==> flow/design.v <==
module L3Decoder (Y31, Y30, Y29, Y28, Y27, Y26, Y25, Y24, Y23, Y22, Y21, Y20, Y19, Y18, Y17, Y16, Y15, Y14, Y13, Y12, Y11, Y10, Y9, Y8, Y7, Y6, Y5, Y4, Y3, Y2, Y1, Y0, s, en); 
	output reg Y31, Y30, Y29, Y28, Y27, Y26, Y25, Y24, Y23, Y22, Y21, Y20, Y19, Y18, Y17, Y16, Y15, Y14, Y13, Y12, Y11, Y10, Y9, Y8, Y7, Y6, Y5, Y4, Y3, Y2, Y1, Y0; 
	input [4:0] s;
	input en; 
	always @(s or en)   begin 
		if (en == 1'b1) 
			case ( s ) 
				5'd0 : {Y31,Y30,Y29,Y28,Y27,Y26,Y25,Y24,Y23,Y22,Y21,Y20,Y19,Y18,Y17,Y16,Y15,Y14,Y13,Y12,Y11,Y10,Y9,Y8,Y7,Y6,Y5,Y4,Y3,Y2,Y1,Y0} = 32'h00000001;
				5'd1 : {Y31,Y30,Y29,Y28,Y27,Y26,Y25,Y24,Y23,Y22,Y21,Y20,Y19,Y18,Y17,Y16,Y15,Y14,Y13,Y12,Y11,Y10,Y9,Y8,Y7,Y6,Y5,Y4,Y3,Y2,Y1,Y0} = 32'h00000002;
				5'd2 : {Y31,Y30,Y29,Y28,Y27,Y26,Y25,Y24,Y23,Y22,Y21,Y20,Y19,Y18,Y17,Y16,Y15,Y14,Y13,Y12,Y11,Y10,Y9,Y8,Y7,Y6,Y5,Y4,Y3,Y2,Y1,Y0} = 32'h00000004;
				5'd3 : {Y31,Y30,Y29,Y28,Y27,Y26,Y25,Y24,Y23,Y22,Y21,Y20,Y19,Y18,Y17,Y16,Y15,Y14,Y13,Y12,Y11,Y10,Y9,Y8,Y7,Y6,Y5,Y4,Y3,Y2,Y1,Y0} = 32'h00000008; 
				5'd4 : {Y31,Y30,Y29,Y28,Y27,Y26,Y25,Y24,Y23,Y22,Y21,Y20,Y19,Y18,Y17,Y16,Y15,Y14,Y13,Y12,Y11,Y10,Y9,Y8,Y7,Y6,Y5,Y4,Y3,Y2,Y1,Y0} = 32'h00000010;
				5'd5 : {Y31,Y30,Y29,Y28,Y27,Y26,Y25,Y24,Y23,Y22,Y21,Y20,Y19,Y18,Y17,Y16,Y15,Y14,Y13,Y12,Y11,Y10,Y9,Y8,Y7,Y6,Y5,Y4,Y3,Y2,Y1,Y0} = 32'h00000020;
				5'd6 : {Y31,Y30,Y29,Y28,Y27,Y26,Y25,Y24,Y23,Y22,Y21,Y20,Y19,Y18,Y17,Y16,Y15,Y14,Y13,Y12,Y11,Y10,Y9,Y8,Y7,Y6,Y5,Y4,Y3,Y2,Y1,Y0} = 32'h00000040;
				5'd7 : {Y31,Y30,Y29,Y28,Y27,Y26,Y25,Y24,Y23,Y22,Y21,Y20,Y19,Y18,Y17,Y16,Y15,Y14,Y13,Y12,Y11,Y10,Y9,Y8,Y7,Y6,Y5,Y4,Y3,Y2,Y1,Y0} = 32'h00000080;
				5'd8 : {Y31,Y30,Y29,Y28,Y27,Y26,Y25,Y24,Y23,Y22,Y21,Y20,Y19,Y18,Y17,Y16,Y15,Y14,Y13,Y12,Y11,Y10,Y9,Y8,Y7,Y6,Y5,Y4,Y3,Y2,Y1,Y0} = 32'h00000100;
				5'd9 : {Y31,Y30,Y29,Y28,Y27,Y26,Y25,Y24,Y23,Y22,Y21,Y20,Y19,Y18,Y17,Y16,Y15,Y14,Y13,Y12,Y11,Y10,Y9,Y8,Y7,Y6,Y5,Y4,Y3,Y2,Y1,Y0} = 32'h00000200;
				5'd10: {Y31,Y30,Y29,Y28,Y27,Y26,Y25,Y24,Y23,Y22,Y21,Y20,Y19,Y18,Y17,Y16,Y15,Y14,Y13,Y12,Y11,Y10,Y9,Y8,Y7,Y6,Y5,Y4,Y3,Y2,Y1,Y0} = 32'h00000400;
				5'd11: {Y31,Y30,Y29,Y28,Y27,Y26,Y25,Y24,Y23,Y22,Y21,Y20,Y19,Y18,Y17,Y16,Y15,Y14,Y13,Y12,Y11,Y10,Y9,Y8,Y7,Y6,Y5,Y4,Y3,Y2,Y1,Y0} = 32'h00000800;
				5'd12: {Y31,Y30,Y29,Y28,Y27,Y26,Y25,Y24,Y23,Y22,Y21,Y20,Y19,Y18,Y17,Y16,Y15,Y14,Y13,Y12,Y11,Y10,Y9,Y8,Y7,Y6,Y5,Y4,Y3,Y2,Y1,Y0} = 32'h00001000;
				5'd13: {Y31,Y30,Y29,Y28,Y27,Y26,Y25,Y24,Y23,Y22,Y21,Y20,Y19,Y18,Y17,Y16,Y15,Y14,Y13,Y12,Y11,Y10,Y9,Y8,Y7,Y6,Y5,Y4,Y3,Y2,Y1,Y0} = 32'h00002000;
				5'd14: {Y31,Y30,Y29,Y28,Y27,Y26,Y25,Y24,Y23,Y22,Y21,Y20,Y19,Y18,Y17,Y16,Y15,Y14,Y13,Y12,Y11,Y10,Y9,Y8,Y7,Y6,Y5,Y4,Y3,Y2,Y1,Y0} = 32'h00004000;
				5'd15: {Y31,Y30,Y29,Y28,Y27,Y26,Y25,Y24,Y23,Y22,Y21,Y20,Y19,Y18,Y17,Y16,Y15,Y14,Y13,Y12,Y11,Y10,Y9,Y8,Y7,Y6,Y5,Y4,Y3,Y2,Y1,Y0} = 32'h00008000;
				5'd16: {Y31,Y30,Y29,Y28,Y27,Y26,Y25,Y24,Y23,Y22,Y21,Y20,Y19,Y18,Y17,Y16,Y15,Y14,Y13,Y12,Y11,Y10,Y9,Y8,Y7,Y6,Y5,Y4,Y3,Y2,Y1,Y0} = 32'h00010000;
				5'd17: {Y31,Y30,Y29,Y28,Y27,Y26,Y25,Y24,Y23,Y22,Y21,Y20,Y19,Y18,Y17,Y16,Y15,Y14,Y13,Y12,Y11,Y10,Y9,Y8,Y7,Y6,Y5,Y4,Y3,Y2,Y1,Y0} = 32'h00020000;
				5'd18: {Y31,Y30,Y29,Y28,Y27,Y26,Y25,Y24,Y23,Y22,Y21,Y20,Y19,Y18,Y17,Y16,Y15,Y14,Y13,Y12,Y11,Y10,Y9,Y8,Y7,Y6,Y5,Y4,Y3,Y2,Y1,Y0} = 32'h00040000;
				5'd19: {Y31,Y30,Y29,Y28,Y27,Y26,Y25,Y24,Y23,Y22,Y21,Y20,Y19,Y18,Y17,Y16,Y15,Y14,Y13,Y12,Y11,Y10,Y9,Y8,Y7,Y6,Y5,Y4,Y3,Y2,Y1,Y0} = 32'h00080000;
				5'd20: {Y31,Y30,Y29,Y28,Y27,Y26,Y25,Y24,Y23,Y22,Y21,Y20,Y19,Y18,Y17,Y16,Y15,Y14,Y13,Y12,Y11,Y10,Y9,Y8,Y7,Y6,Y5,Y4,Y3,Y2,Y1,Y0} = 32'h00100000;
				5'd21: {Y31,Y30,Y29,Y28,Y27,Y26,Y25,Y24,Y23,Y22,Y21,Y20,Y19,Y18,Y17,Y16,Y15,Y14,Y13,Y12,Y11,Y10,Y9,Y8,Y7,Y6,Y5,Y4,Y3,Y2,Y1,Y0} = 32'h00200000;
				5'd22: {Y31,Y30,Y29,Y28,Y27,Y26,Y25,Y24,Y23,Y22,Y21,Y20,Y19,Y18,Y17,Y16,Y15,Y14,Y13,Y12,Y11,Y10,Y9,Y8,Y7,Y6,Y5,Y4,Y3,Y2,Y1,Y0} = 32'h00400000;
				5'd23: {Y31,Y30,Y29,Y28,Y27,Y26,Y25,Y24,Y23,Y22,Y21,Y20,Y19,Y18,Y17,Y16,Y15,Y14,Y13,Y12,Y11,Y10,Y9,Y8,Y7,Y6,Y5,Y4,Y3,Y2,Y1,Y0} = 32'h00800000;
				5'd24: {Y31,Y30,Y29,Y28,Y27,Y26,Y25,Y24,Y23,Y22,Y21,Y20,Y19,Y18,Y17,Y16,Y15,Y14,Y13,Y12,Y11,Y10,Y9,Y8,Y7,Y6,Y5,Y4,Y3,Y2,Y1,Y0} = 32'h01000000;
				5'd25: {Y31,Y30,Y29,Y28,Y27,Y26,Y25,Y24,Y23,Y22,Y21,Y20,Y19,Y18,Y17,Y16,Y15,Y14,Y13,Y12,Y11,Y10,Y9,Y8,Y7,Y6,Y5,Y4,Y3,Y2,Y1,Y0} = 32'h02000000;
				5'd26: {Y31,Y30,Y29,Y28,Y27,Y26,Y25,Y24,Y23,Y22,Y21,Y20,Y19,Y18,Y17,Y16,Y15,Y14,Y13,Y12,Y11,Y10,Y9,Y8,Y7,Y6,Y5,Y4,Y3,Y2,Y1,Y0} = 32'h04000000;
				5'd27: {Y31,Y30,Y29,Y28,Y27,Y26,Y25,Y24,Y23,Y22,Y21,Y20,Y19,Y18,Y17,Y16,Y15,Y14,Y13,Y12,Y11,Y10,Y9,Y8,Y7,Y6,Y5,Y4,Y3,Y2,Y1,Y0} = 32'h08000000;
				5'd28: {Y31,Y30,Y29,Y28,Y27,Y26,Y25,Y24,Y23,Y22,Y21,Y20,Y19,Y18,Y17,Y16,Y15,Y14,Y13,Y12,Y11,Y10,Y9,Y8,Y7,Y6,Y5,Y4,Y3,Y2,Y1,Y0} = 32'h10000000;
				5'd29: {Y31,Y30,Y29,Y28,Y27,Y26,Y25,Y24,Y23,Y22,Y21,Y20,Y19,Y18,Y17,Y16,Y15,Y14,Y13,Y12,Y11,Y10,Y9,Y8,Y7,Y6,Y5,Y4,Y3,Y2,Y1,Y0} = 32'h20000000;
				5'd30: {Y31,Y30,Y29,Y28,Y27,Y26,Y25,Y24,Y23,Y22,Y21,Y20,Y19,Y18,Y17,Y16,Y15,Y14,Y13,Y12,Y11,Y10,Y9,Y8,Y7,Y6,Y5,Y4,Y3,Y2,Y1,Y0} = 32'h40000000;
				5'd31: {Y31,Y30,Y29,Y28,Y27,Y26,Y25,Y24,Y23,Y22,Y21,Y20,Y19,Y18,Y17,Y16,Y15,Y14,Y13,Y12,Y11,Y10,Y9,Y8,Y7,Y6,Y5,Y4,Y3,Y2,Y1,Y0} = 32'h80000000;
				default: {Y31,Y30,Y29,Y28,Y27,Y26,Y25,Y24,Y23,Y22,Y21,Y20,Y19,Y18,Y17,Y16,Y15,Y14,Y13,Y12,Y11,Y10,Y9,Y8,Y7,Y6,Y5,Y4,Y3,Y2,Y1,Y0} = 32'hxxxxxxxx; 
			endcase 
		else {Y31,Y30,Y29,Y28,Y27,Y26,Y25,Y24,Y23,Y22,Y21,Y20,Y19,Y18,Y17,Y16,Y15,Y14,Y13,Y12,Y11,Y10,Y9,Y8,Y7,Y6,Y5,Y4,Y3,Y2,Y1,Y0} = 32'h00000000; 
	end 
endmodule
module L3MUX(out, s, i31, i30, i29, i28, i27, i26, i25, i24, i23, i22, i21, i20, i19, i18, i17, i16, i15, i14, i13, i12, i11, i10, i9, i8, i7, i6, i5, i4, i3, i2, i1, i0);
   input [31:0] i0, i1, i2, i3, i4, i5, i6, i7, i8, i9, i10, i11, i12, i13, i14, i15, i16, i17, i18, i19, i20, i21, i22, i23, i24, i25, i26, i27, i28, i29, i30, i31;
   input [4:0] s;
   output reg [31:0] out;
	always @(s or i0 or i1 or i2 or i3 or i4 or i5 or i6 or i7 or i8 or i9 or i10 or i11 or i12 or i13 or i14 or i15 or i16 or i17 or i18 or i19 or i20 or i21 or i22 or i23 or i24 or i25 or i26 or i27 or i28 or i29 or i30 or i31)
	begin
		case (s)
			5'd0  : out = i0;
			5'd1  : out = i1;
			5'd2  : out = i2;
			5'd3  : out = i3;
			5'd4  : out = i4;
			5'd5  : out = i5;
			5'd6  : out = i6;
			5'd7  : out = i7;
			5'd8  : out = i8;
			5'd9  : out = i9;
			5'd10 : out = i10;
			5'd11 : out = i11;
			5'd12 : out = i12;
			5'd13 : out = i13;
			5'd14 : out = i14;
			5'd15 : out = i15;
			5'd16 : out = i16;
			5'd17 : out = i17;
			5'd18 : out = i18;
			5'd19 : out = i19;
			5'd20 : out = i20;
			5'd21 : out = i21;
			5'd22 : out = i22;
			5'd23 : out = i23;
			5'd24 : out = i24;
			5'd25 : out = i25;
			5'd26 : out = i26;
			5'd27 : out = i27;
			5'd28 : out = i28;
			5'd29 : out = i29;
			5'd30 : out = i30;
			5'd31 : out = i31; 
			default : out = 32'hxxxxxxx;
		endcase
	end
endmodule
module L3Register (q, data, clk, reset, enable);
	input [31:0] data ;
	input clk, reset, enable; 
	output  reg [31:0] q; 
	always @ ( posedge clk or posedge reset) 
		if (reset==1'b1) begin 
			q <= 32'h00000000; 
		end 
		else if (enable) begin 
			q <= data; 
		end
endmodule
module LAB_3 (rd1,rd2,ra1,ra2,wa,wd,Clk,WE,rst);
	input [31:0] wd;
	input [4:0] ra1,ra2,wa;
	input Clk, WE, rst;
	output [31:0] rd1,rd2;
	wire Y31, Y30, Y29, Y28, Y27, Y26, Y25, Y24, Y23, Y22, Y21, Y20, Y19, Y18, Y17, Y16, Y15, Y14, Y13, Y12, Y11, Y10, Y9, Y8, Y7, Y6, Y5, Y4, Y3, Y2, Y1, Y0; 
	wire [31:0] Q31, Q30, Q29, Q28, Q27, Q26, Q25, Q24, Q23, Q22, Q21, Q20, Q19, Q18, Q17, Q16, Q15, Q14, Q13, Q12, Q11, Q10, Q9, Q8, Q7, Q6, Q5, Q4, Q3, Q2, Q1, Q0; 
	L3Decoder dec(Y31, Y30, Y29, Y28, Y27, Y26, Y25, Y24, Y23, Y22, Y21, Y20, Y19, Y18, Y17, Y16, Y15, Y14, Y13, Y12, Y11, Y10, Y9, Y8, Y7, Y6, Y5, Y4, Y3, Y2, Y1, Y0, 
					  wa,WE);
	assign Q0 = 32'h00000000;
	L3Register r1 (Q1 , wd,Clk,rst,Y1);
	L3Register r2 (Q2 , wd,Clk,rst,Y2);
	L3Register r3 (Q3 , wd,Clk,rst,Y3);
	L3Register r4 (Q4 , wd,Clk,rst,Y4);
	L3Register r5 (Q5 , wd,Clk,rst,Y5);
	L3Register r6 (Q6 , wd,Clk,rst,Y6);
	L3Register r7 (Q7 , wd,Clk,rst,Y7);
	L3Register r8 (Q8 , wd,Clk,rst,Y8);
	L3Register r9 (Q9 , wd,Clk,rst,Y9);
	L3Register r10(Q10, wd,Clk,rst,Y10);
	L3Register r11(Q11, wd,Clk,rst,Y11);
	L3Register r12(Q12, wd,Clk,rst,Y12);
	L3Register r13(Q13, wd,Clk,rst,Y13);
	L3Register r14(Q14, wd,Clk,rst,Y14);
	L3Register r15(Q15, wd,Clk,rst,Y15);
	L3Register r16(Q16, wd,Clk,rst,Y16);
	L3Register r17(Q17, wd,Clk,rst,Y17);
	L3Register r18(Q18, wd,Clk,rst,Y18);
	L3Register r19(Q19, wd,Clk,rst,Y19);
	L3Register r20(Q20, wd,Clk,rst,Y20);
	L3Register r21(Q21, wd,Clk,rst,Y21);
	L3Register r22(Q22, wd,Clk,rst,Y22);
	L3Register r23(Q23, wd,Clk,rst,Y23);
	L3Register r24(Q24, wd,Clk,rst,Y24);
	L3Register r25(Q25, wd,Clk,rst,Y25);
	L3Register r26(Q26, wd,Clk,rst,Y26);
	L3Register r27(Q27, wd,Clk,rst,Y27);
	L3Register r28(Q28, wd,Clk,rst,Y28);
	L3Register r29(Q29, wd,Clk,rst,Y29);
	L3Register r30(Q30, wd,Clk,rst,Y30);
	L3Register r31(Q31, wd,Clk,rst,Y31);
	L3MUX mux1 (rd1, ra1, Q31, Q30, Q29, Q28, Q27, Q26, Q25, Q24, Q23, Q22, Q21, Q20, Q19, Q18, Q17, Q16, Q15, Q14, Q13, Q12, Q11, Q10, Q9, Q8, Q7, Q6, Q5, Q4, Q3, Q2, Q1, Q0);
	L3MUX mux2 (rd2, ra2, Q31, Q30, Q29, Q28, Q27, Q26, Q25, Q24, Q23, Q22, Q21, Q20, Q19, Q18, Q17, Q16, Q15, Q14, Q13, Q12, Q11, Q10, Q9, Q8, Q7, Q6, Q5, Q4, Q3, Q2, Q1, Q0);
endmodule
# [Step by step through the tools: LAB_3]
# Tool output for the design above, in the order of the flow.
# Lines are those of the file above, counted from 1.
# Cell names lack the library's common part.
# A cell with n/a has no value.
[design] design="LAB_3" clock_port="Clk" library="sky130hd" pvt_corner="tt_025C_1v80"

# [Word-level counts]
# Counts by Yosys on the flattened word-level netlist (proc, flatten, opt, wreduce; memories kept). Register bits leave out memories and registers merged into their read ports (data or address); mux counts leave out enables and synchronous resets folded into registers. Print and check cells are left out. Cells with the same type and inputs are merged into one.
# Yosys's memory passes give these memory sizes; they may raise the number of words (mostly to a power of two), join words into wider ones and drop unused or constant bits.
[classes] eq_ne=62 n_reduce_logical=2 muxes=33
[ops] operator="32-bit case mux with 32-bit select" count=2
[ops] operator="5-bit equality test with constant B" count=32
[ops] operator="5-bit by 4-bit equality test with 1-bit output with constant B" count=16
[ops] operator="5-bit by 3-bit equality test with 1-bit output with constant B" count=8
[ops] operator="1-bit two-way mux" count=31
[ops] operator="5-bit by 2-bit equality test with 1-bit output with constant B" count=4
[ops] operator="5-bit by 1-bit equality test with 1-bit output with constant B" count=2
[ops] operator="5-bit logical NOT" count=2
[bits] register_bits=992 rom_bits=1024 memories=1 input_bits=50
[memory_table] name="(name not given)" words=32 word_bits=32 rd=1 write_ports=0 line_no=7 rtl="case ( s )"

# [Longest topological paths]
# Longest topological path by Yosys (ltp), each cell counted once; first at word level (registers and memories cut), then after technology mapping (sequential cells cut; the memories' decode and read muxes count).
[logic_depth] depth_word=2 ABC_AREA=0 mapped_depth=9

# [Synthesis result]
# Source: synth_stat.txt of the flow (Yosys; design flattened, memories mapped). It holds for the ABC_AREA given above (unset counts as 0); a run with the other value may have another netlist.
[mapped] yosys_area_um2=50240.7 flip_flops=992 cells=4177
[by_type] cell_type="dfrtp_1" count=992
[by_type] cell_type="mux2_2" count=1009
[by_type] cell_type="a22oi_1" count=611
[by_type] cell_type="and3_1" count=223
[by_type] cell_type="clkbuf_1" count=281
[by_type] cell_type="nand4_1" count=121
[by_type] cell_type="mux2i_1" count=72
[by_type] cell_type="a2111oi_0" count=70
[by_type] cell_type="nand3_1" count=104
[by_type] cell_type="a22o_1" count=47
[by_type] cell_type="or4_1" count=52
[by_type] cell_type="buf_2" count=73
[by_type] cell_type="nor2_1" count=92
[by_type] cell_type="nand2_1" count=71
[by_type] cell_type="a222oi_1" count=22
[by_type] cell_type="buf_1" count=51
[by_type] cell_type="a21oi_1" count=38
[by_type] cell_type="buf_6" count=12
# Not listed: further types 44, cells in them 236.
# The figures by module come from a second, unflattened synthesis with its own total; it is not the netlist above.
[unflattened] cells_unflattened=4895 hier_area_um2=57970.6
# Rows give one instance, submodules left out.
[by_module] module="L3Register" instances=31 n_cells=69 mod_area_um2=1348.8 mod_seq_area_um2=800.8
[by_module] module="L3MUX" instances=2 n_cells=1354 mod_area_um2=7960.1 mod_seq_area_um2=0.0
[by_module] module="L3Decoder" instances=1 n_cells=47 mod_area_um2=234.0 mod_seq_area_um2=0.0
[by_module] module="LAB_3" instances=1 n_cells=1 mod_area_um2=3.8 mod_seq_area_um2=0.0

# [Timing after synthesis]
# Source: OpenSTA report_checks on the synthesized netlist (no wires, ideal clock, input and output delay 20% of the period each), path of least setup slack; recovery checks are left aside. Register names are those of the netlist, which keeps one name where synthesis merged equal registers.
[synth_timing] path_kind="input port to output port" startpoint="input port ra1[3]" endpoint="output port rd1[26]" path_slack_ns=1.851 delay_ns=1.749 out_delay_ns=1.200 arrival_time_ns=2.949 period_ns=6.0 path_buffers=3 driving_pins=8 period_less_setup_slack_ns=4.149
# "delay_ns" = arrival - input delay + setup time.
# A path that ends at an output port has no setup time.
# "driving_pins" counts driving pins, that of a launching flip-flop among them; a cell with two outputs on the path counts twice.
# "period_less_setup_slack_ns" = period - worst setup slack (recovery checks aside). The figure is calculated, with input and output delays left at 20% of the set period.
# The rows between start and end are the longest chain of elaborated cells between them; the timing report does not say that the signal goes this way. Where chains are equally long, one stands for them.
# A line is the first line of the expression or statement that the cell stems from. Yosys adds cells for indexed reads and writes and turns some case tables into memories.
[synth_between] path_cell_list="buf_2 buf_2 buf_1 mux2_2 a32oi_1 nand2_1 a2111oi_0 nand4_1" elab_chain_len=2
[synth_rtl] item="from (decl)" line_no=102 rtl="input [4:0] ra1,ra2,wa;"
[synth_rtl] item="5-bit equality test" line_no=51 rtl="case (s)"
[synth_rtl] item="32-bit case mux with 32-bit select" line_no=51
[synth_rtl] item="to (decl)" line_no=104 rtl="output [31:0] rd1,rd2;"

# [Path in the finished layout]
# From the final timing report of run 2: the path of least setup slack in the routed layout; clock arrival at registers is part of the times.
[layout_timing] path_kind="input port to output port" startpoint="input port ra1[1]" endpoint="output port rd1[9]" period_ns=5.91 path_slack_ns=-0.08 arrival_time_ns=4.81 out_delay_ns=1.18 driving_pins=7 path_buffers=2
# The rows between start and end are the longest chain of elaborated cells between them; the timing report does not say that the signal goes this way. Where chains are equally long, one stands for them.
[layout_between] path_cell_list="buf_2 and3b_1 and2_2 a2111oi_0 nand3_1 or4_1 clkdlybuf4s50_1" elab_chain_len=2
[layout_rtl] item="from (decl)" line_no=102 rtl="input [4:0] ra1,ra2,wa;"
[layout_rtl] item="5-bit equality test" line_no=51 rtl="case (s)"
[layout_rtl] item="32-bit case mux with 32-bit select" line_no=51
[layout_rtl] item="to (decl)" line_no=104 rtl="output [31:0] rd1,rd2;"

# LAB_3 through Yosys and OpenROAD on sky130hd: 4 stored runs, unordered, with their settings and measured results. The constraints put input and output delay at 20% of the set period each and load the outputs with 0.01 pF.
# "period_less_ws_ns" means the clock period less the worst setup slack. The figure is calculated, with input and output delays left at 20% of the set period.
# By "worst_setup_path_time_ns" is meant the share of the clock period that the worst setup path is allowed (20% is reserved at inputs, 20% at outputs), minus its slack. Clock arrival times at its registers enter into it.
# "fin_power_mw" rests on the timing tool's default activity at the inputs, not on a simulated workload.
run="run 1" settings ABC_AREA=0 CAP_MARGIN=25 CELL_PAD_IN_SITES_DETAIL_PLACEMENT=0 CELL_PAD_IN_SITES_GLOBAL_PLACEMENT=2 CORE_ASPECT_RATIO=1.79 CORE_UTILIZATION=66 CTS_CLUSTER_DIAMETER=80 CTS_CLUSTER_SIZE=44 GPL_ROUTABILITY_DRIVEN=0 GPL_TIMING_DRIVEN=0 HOLD_SLACK_MARGIN=0.18 MAX_ROUTING_LAYER="met5" PLACE_DENSITY_LB_ADDON=0.15 SETUP_SLACK_MARGIN=-0.41 TNS_END_PERCENT=55 period_ns=7.86 CORE_MARGIN=2 SLEW_MARGIN=20
run="run 1" outcome="no final report: placement broke off with FLW-0024"
run="run 2" settings ABC_AREA=0 CELL_PAD_IN_SITES_GLOBAL_PLACEMENT=2 CORE_UTILIZATION=36 CTS_CLUSTER_SIZE=19 GPL_ROUTABILITY_DRIVEN=0 HOLD_SLACK_MARGIN=0.1 MIN_ROUTING_LAYER="met1" PLACE_DENSITY_LB_ADDON=0.06 SLEW_MARGIN=20 TNS_END_PERCENT=50 period_ns=5.91 CAP_MARGIN=20 CORE_MARGIN=2
run="run 2" results timing.setup.tns_ns=-0.088 final_cell_area_um2=59578.4 post_route_util_frac=0.429 worst_setup_path_time_ns=3.63 critical_path_type="input port to output port" worst_hold_slack_ns=0.519 ys_area_um2=50240.7 period_less_ws_ns=5.990 fin_ws_ns=-0.080 dieArea_um2=142563.0 fin_power_mw=20.253
run="run 3" settings ABC_AREA=0 CELL_PAD_IN_SITES_DETAIL_PLACEMENT=2 CELL_PAD_IN_SITES_GLOBAL_PLACEMENT=2 CORE_ASPECT_RATIO=1.02 CORE_MARGIN=10 CORE_UTILIZATION=23 CTS_CLUSTER_DIAMETER=342 CTS_CLUSTER_SIZE=52 GPL_TIMING_DRIVEN=1 HOLD_SLACK_MARGIN=0.11 PLACE_DENSITY=0.41 SETUP_SLACK_MARGIN=0.78 SLEW_MARGIN=35 TNS_END_PERCENT=55 period_ns=10.5 CAP_MARGIN=20
run="run 3" results timing.setup.tns_ns=0.000 final_cell_area_um2=56818.2 post_route_util_frac=0.261 worst_setup_path_time_ns=4.56 critical_path_type="input port to output port" worst_hold_slack_ns=0.550 ys_area_um2=50240.7 period_less_ws_ns=8.758 fin_ws_ns=1.742 dieArea_um2=237535.0 fin_power_mw=8.911
run="run 4" settings CORE_ASPECT_RATIO=0.81 CORE_UTILIZATION=40 CTS_CLUSTER_DIAMETER=395 CTS_CLUSTER_SIZE=51 SETUP_SLACK_MARGIN=0.3 period_ns=8.49 CAP_MARGIN=20 CORE_MARGIN=2 SLEW_MARGIN=20
run="run 4" results timing.setup.tns_ns=0.000 final_cell_area_um2=54563.6 post_route_util_frac=0.436 worst_setup_path_time_ns=4.49 critical_path_type="input port to output port" worst_hold_slack_ns=0.550 ys_area_um2=50240.7 period_less_ws_ns=7.889 fin_ws_ns=0.601 dieArea_um2=128469.0 fin_power_mw=10.593
